==> flow/design.v <==
`timescale 1ns / 1ps
module division_float_32(clock, start, operand1, operand2, result, finish, illegal);
	input clock;  
	input start;  
	input [31:0] operand1, operand2;  
	output reg [31:0] result;  
	output reg finish;  
	output illegal;  
	reg [7:0] exponent;
	reg [23:0] significand1, significand2;
	reg [95:0] temp_operand1, temp_operand2;  
	reg [95:0] sub_result;
	reg [5:0] step;  
	always @(posedge clock) begin  
		if(start) begin
			significand1 = {1'b1, operand1[22:0]};
			significand2 = {1'b1, operand2[22:0]};
			temp_operand1 = {significand1, 24'b0};  
			temp_operand2 = {significand2, 48'b0};  
			finish = 0;
			step = 0;
		end
		if(step == 48) begin  
			sub_result = temp_operand1;  
			exponent = 127 + operand1[30:23] - operand2[30:23];
			if(sub_result[72:48] * 2 > significand2) begin
				sub_result = sub_result + 1;
			end
			if(sub_result[24]) begin
				result[22:0] = sub_result[23:1];
			end else begin
				exponent = exponent - 1;
				result[22:0] = sub_result[22:0];
			end
			if((127 + operand1[30:23]) < operand2[30:23]) begin
				exponent = 0;
			end
			result[31] = operand1[31] ^ operand2[31];
			result[30:23] = exponent;
			if(operand1 == 0) result = 0;
			finish = 1;
		end else begin  
			temp_operand1 = temp_operand1 << 1;  
			if (temp_operand1 >= temp_operand2) temp_operand1 = temp_operand1 - temp_operand2 + 1;
			step = step + 1;  
		end
	end
	assign illegal = (operand2 == 0) ? 1 : 0;  
endmodule
# Tool chain data of division_float_32
# Tool output for the design above, in the order of the flow.
# Lines are those of the file above, counted from 1.
# Operators carry their Yosys type and port widths (W data, S select, Z words).
# Library cell names are shortened.
# Not given: --
# inputs
top	division_float_32
clock	clock
library	sky130hd
lib_corner	tt_025C_1v80

# Word level
# Yosys after proc, flatten, opt, wreduce and memory -nomap, before mapping. Memory bits, and registers merged into a memory's read port (data or address), are not among the register bits. Print and check cells are not counted. Equal cells are merged and count once.
# word_totals
word_cells	34
ff_bits	255
# op_classes
n_cmp	3
reduce_logical	3
n_addsub	7
mux	12
equal	1
bitwise	1
# op_table
cell	count
$mux W96	4
$add A96 B1 Y96 const B	1
$sub A96 B96 Y96	1
$ge A96 B96 Y1	1
$logic_not A32 Y1	2
$mux W25	2
$gt A26 B24 Y1	1
$add A25 B1 Y25 const B	1
$mux W24	1
$mux W23	1
$mux W6	2
$add A7 B8 Y9 const A	1
$lt A9 B8 Y1	1
$sub A8 B1 Y8 const B	1
$sub A8 B8 Y8	1
$mux W8	1
$add A6 B1 Y6 const B	1
$eq A6 B6 Y1 const B	1
$reduce_or A2 Y1	1
$xor A1 B1 Y1	1
$mux W1	1

# Logic depth
# Depth = most cells in a row (Yosys ltp): at word level without a register or memory, in the mapped netlist without a sequential cell, where the memories' decode and read muxes count.
# logic_depth
ltp_word	5
abc_area	0
mapped_depth	24
depth_no_buf	19

# Synthesis result
# The flow's flattened synthesis, as Yosys stat reports it; memories are mapped. The netlist is that of the ABC_AREA named above (0 if unset); the other value can give another one.
# The area totals of this step are shown rounded.
# mapped
sequential_area_um2	5400
flip_flops	254
yosys_area_um2	21000
cells	2658
buf_cells	99
# by_type
cell	count
dfxtp_1	222
ha_1	217
nand2_1	312
a21oi_1	215
inv_1	260
edfxtp_1	32
nor2_1	217
fa_1	36
o21ai_0	141
xnor2_1	74
nor2b_1	94
xor2_1	56
mux2i_1	39
a21boi_0	49
a21o_1	40
nand4_1	44
nand3_1	53
clkbuf_1	60
# Other cell types: 84; their cells: 497.

# Worst setup path after synthesis
# OpenSTA on the mapped netlist: ideal clock, no wires. The path of least setup slack (recovery checks aside). Input and output delay are each 20% of the period. Register names are those of the netlist, which keeps one name where synthesis merged equal registers.
# synth_path
kind	input-to-reg
startpoint	input port start
endpoint	register temp_operand1[89]
t_required_ns	5.378
t_first_pin_ns	1.100
setup_ns	0.122
path_delay_ns	4.407
driving_pins	21
slack_ns	-0.007
clock_period_ns	5.5
arrival_time_ns	5.385
path_buffers	6
synth_period_reached_ns	5.507
# "path_delay_ns" is the arrival time less input delay plus setup time.
# "driving_pins" counts driving pins, that of a launching flip-flop among them; a cell with two outputs on the path counts twice.
# "synth_period_reached_ns" is the clock period less the worst setup slack; recovery checks do not enter. This is arithmetic on one report: input and output delays are still those of the set period (20% each).
# The rows between start and end are the longest chain of elaborated cells between them; the timing report does not say that the signal goes this way. Where chains are equally long, one stands for them.
# A line is the first line of the expression or statement that the cell stems from. Yosys adds cells for indexed reads and writes and turns some case tables into memories.
# At most two assigning lines are given for a register; there are more.
# synth_between
path_cell_list	buf_6 buf_6 buf_4 clkbuf_1 buf_1 clkbuf_1 nand2_1 a21boi_0 ha_1 inv_1 fa_1 nand2b_1 nor3b_1 nand2_1 nor4_1 a211oi_2 o31ai_1 o221ai_2 xnor2_1 a221oi_1 nor2_1
elab_chain_len	5
cone_cells	9
classes_between	add/sub: 2; compare: 1; eq/ne: 1; mux: 5
# synth_lines
element	line_no	source
from (decl)	4	input start;
$mux W96	15	if(start) begin
$sub A96 B96 Y96	44	if (temp_operand1 >= temp_operand2) temp_operand1 = temp_operand1 - temp_operand2 + 1;
$add A96 B1 Y96	44
$mux W96	44
$mux W96	23	if(step == 48) begin
to (assign)	18	temp_operand1 = {significand1, 24'b0};
to (assign)	43	temp_operand1 = temp_operand1 << 1;
to (decl)	11	reg [95:0] temp_operand1, temp_operand2;

# Path in the finished layout
# Path of least setup slack in the final report of entry A (OpenROAD, finished layout, wires in). Where an end is a register, its clock arrival counts in the times.
# layout_path
kind	input-to-reg
startpoint	input port start
endpoint	register temp_operand1[79]
path_buffers	6
driving_pins	19
setup_ns	0.10
clock_period_ns	6.83
arrival_time_ns	7.12
slack_ns	0.20
t_first_pin_ns	1.37
t_required_ns	7.31
# The rows between start and end are the longest chain of elaborated cells between them; the timing report does not say that the signal goes this way. Where chains are equally long, one stands for them.
# At most two assigning lines are given for a register; there are more.
# layout_between
path_cell_list	buf_6 buf_6 buf_4 clkbuf_4 clkbuf_2 buf_4 nor2_1 ha_1 a21oi_1 nand2_1 o2111ai_1 and4_1 a2bb2oi_2 nor3_2 nor2_1 o21ba_1 xnor2_1 a21oi_1 a21o_1
elab_chain_len	5
cone_cells	9
classes_between	add/sub: 2; compare: 1; eq/ne: 1; mux: 5
# layout_lines
element	line_no	source
from (decl)	4	input start;
$mux W96	15	if(start) begin
$sub A96 B96 Y96	44	if (temp_operand1 >= temp_operand2) temp_operand1 = temp_operand1 - temp_operand2 + 1;
$add A96 B1 Y96	44
$mux W96	44
$mux W96	23	if(step == 48) begin
to (assign)	18	temp_operand1 = {significand1, 24'b0};
to (assign)	43	temp_operand1 = temp_operand1 << 1;
to (decl)	11	reg [95:0] temp_operand1, temp_operand2;

Lab notebook: division_float_32

Stored flow runs of division_float_32 (2 of them; Yosys, OpenROAD, sky130hd). They differ in their settings and are not a sequence. Constraints: input delay and output delay 20% of the set period each, output load 0.01 pF.
"period_reached_ns": clock period set for the run, less the worst setup slack. It is reckoned from that one timing run; input and output delays stay at 20% of the period that was set.
"fin_power_mw" rests on the timing tool's default activity at the inputs, not on a simulated workload.
The results are shown rounded.

Entry A, flow files:
==> flow/run.sh <==
#!/bin/bash
# the make line also repeats the synthesis and layout settings of config.mk as NAME=value (left out here)
make -C /OpenROAD-flow-scripts/flow DESIGN_CONFIG=/design/flow/config.mk WORK_HOME=/design/flow/orfs CLKGATE_MAP_FILE= finish
==> flow/config.mk <==
export PLATFORM = sky130hd
export DESIGN_NAME = division_float_32
export DESIGN_NICKNAME = division_float_32
export VERILOG_FILES = /design/flow/design.v
export SDC_FILE = /design/flow/constraint.sdc
export NUM_CORES = 4
export LEC_CHECK = 0
export ABC_AREA = 0
export CAP_MARGIN = 20
export CELL_PAD_IN_SITES_DETAIL_PLACEMENT = 1
export CELL_PAD_IN_SITES_GLOBAL_PLACEMENT = 2
export CORE_ASPECT_RATIO = 0.73
export CORE_MARGIN = 4
export CORE_UTILIZATION = 17
export GPL_TIMING_DRIVEN = 0
export MAX_ROUTING_LAYER = met4
export PLACE_DENSITY_LB_ADDON = 0.25
export SLEW_MARGIN = 20
export TNS_END_PERCENT = 50
==> flow/constraint.sdc <==
create_clock -name core_clock -period 6.83 [get_ports {clock}]
set_input_delay 1.3660 -clock core_clock [delete_from_list [all_inputs] [get_ports {clock}]]
set_output_delay 1.3660 -clock core_clock [all_outputs]
set_load 0.01 [all_outputs]

==> results of entry A, as CSV <==
result,value
synth_area_um2,21000
dieArea_um2,130000
final_cell_area_um2,25000
finalUtil_pct,21
setup_worst_slack_ns,0.20
holdWs_ns,0.43
fin_power_mw,12
period_reached_ns,6.633

Entry B, flow files:
==> flow/run.sh <==
#!/bin/bash
# the make line also repeats the synthesis and layout settings of config.mk as NAME=value (left out here)
make -C /OpenROAD-flow-scripts/flow DESIGN_CONFIG=/design/flow/config.mk WORK_HOME=/design/flow/orfs CLKGATE_MAP_FILE= finish
==> flow/config.mk <==
export PLATFORM = sky130hd
export DESIGN_NAME = division_float_32
export DESIGN_NICKNAME = division_float_32
export VERILOG_FILES = /design/flow/design.v
export SDC_FILE = /design/flow/constraint.sdc
export NUM_CORES = 4
export LEC_CHECK = 0
export ABC_AREA = 0
export CAP_MARGIN = 20
export CELL_PAD_IN_SITES_GLOBAL_PLACEMENT = 3
export CORE_ASPECT_RATIO = 0.54
export CORE_MARGIN = 3
export CORE_UTILIZATION = 42
export GPL_ROUTABILITY_DRIVEN = 0
export GPL_TIMING_DRIVEN = 1
export HOLD_SLACK_MARGIN = 0.25
export MIN_ROUTING_LAYER = met1
export PLACE_DENSITY_LB_ADDON = 0.02
export SLEW_MARGIN = 20
export TNS_END_PERCENT = 95
==> flow/constraint.sdc <==
create_clock -name core_clock -period 8.88 [get_ports {clock}]
set_input_delay 1.7760 -clock core_clock [delete_from_list [all_inputs] [get_ports {clock}]]
set_output_delay 1.7760 -clock core_clock [all_outputs]
set_load 0.01 [all_outputs]

==> results of entry B, as CSV <==
result,value
synth_area_um2,21000
dieArea_um2,52000
final_cell_area_um2,23000
finalUtil_pct,48
setup_worst_slack_ns,1.7
holdWs_ns,0.43
fin_power_mw,8.2
period_reached_ns,7.225
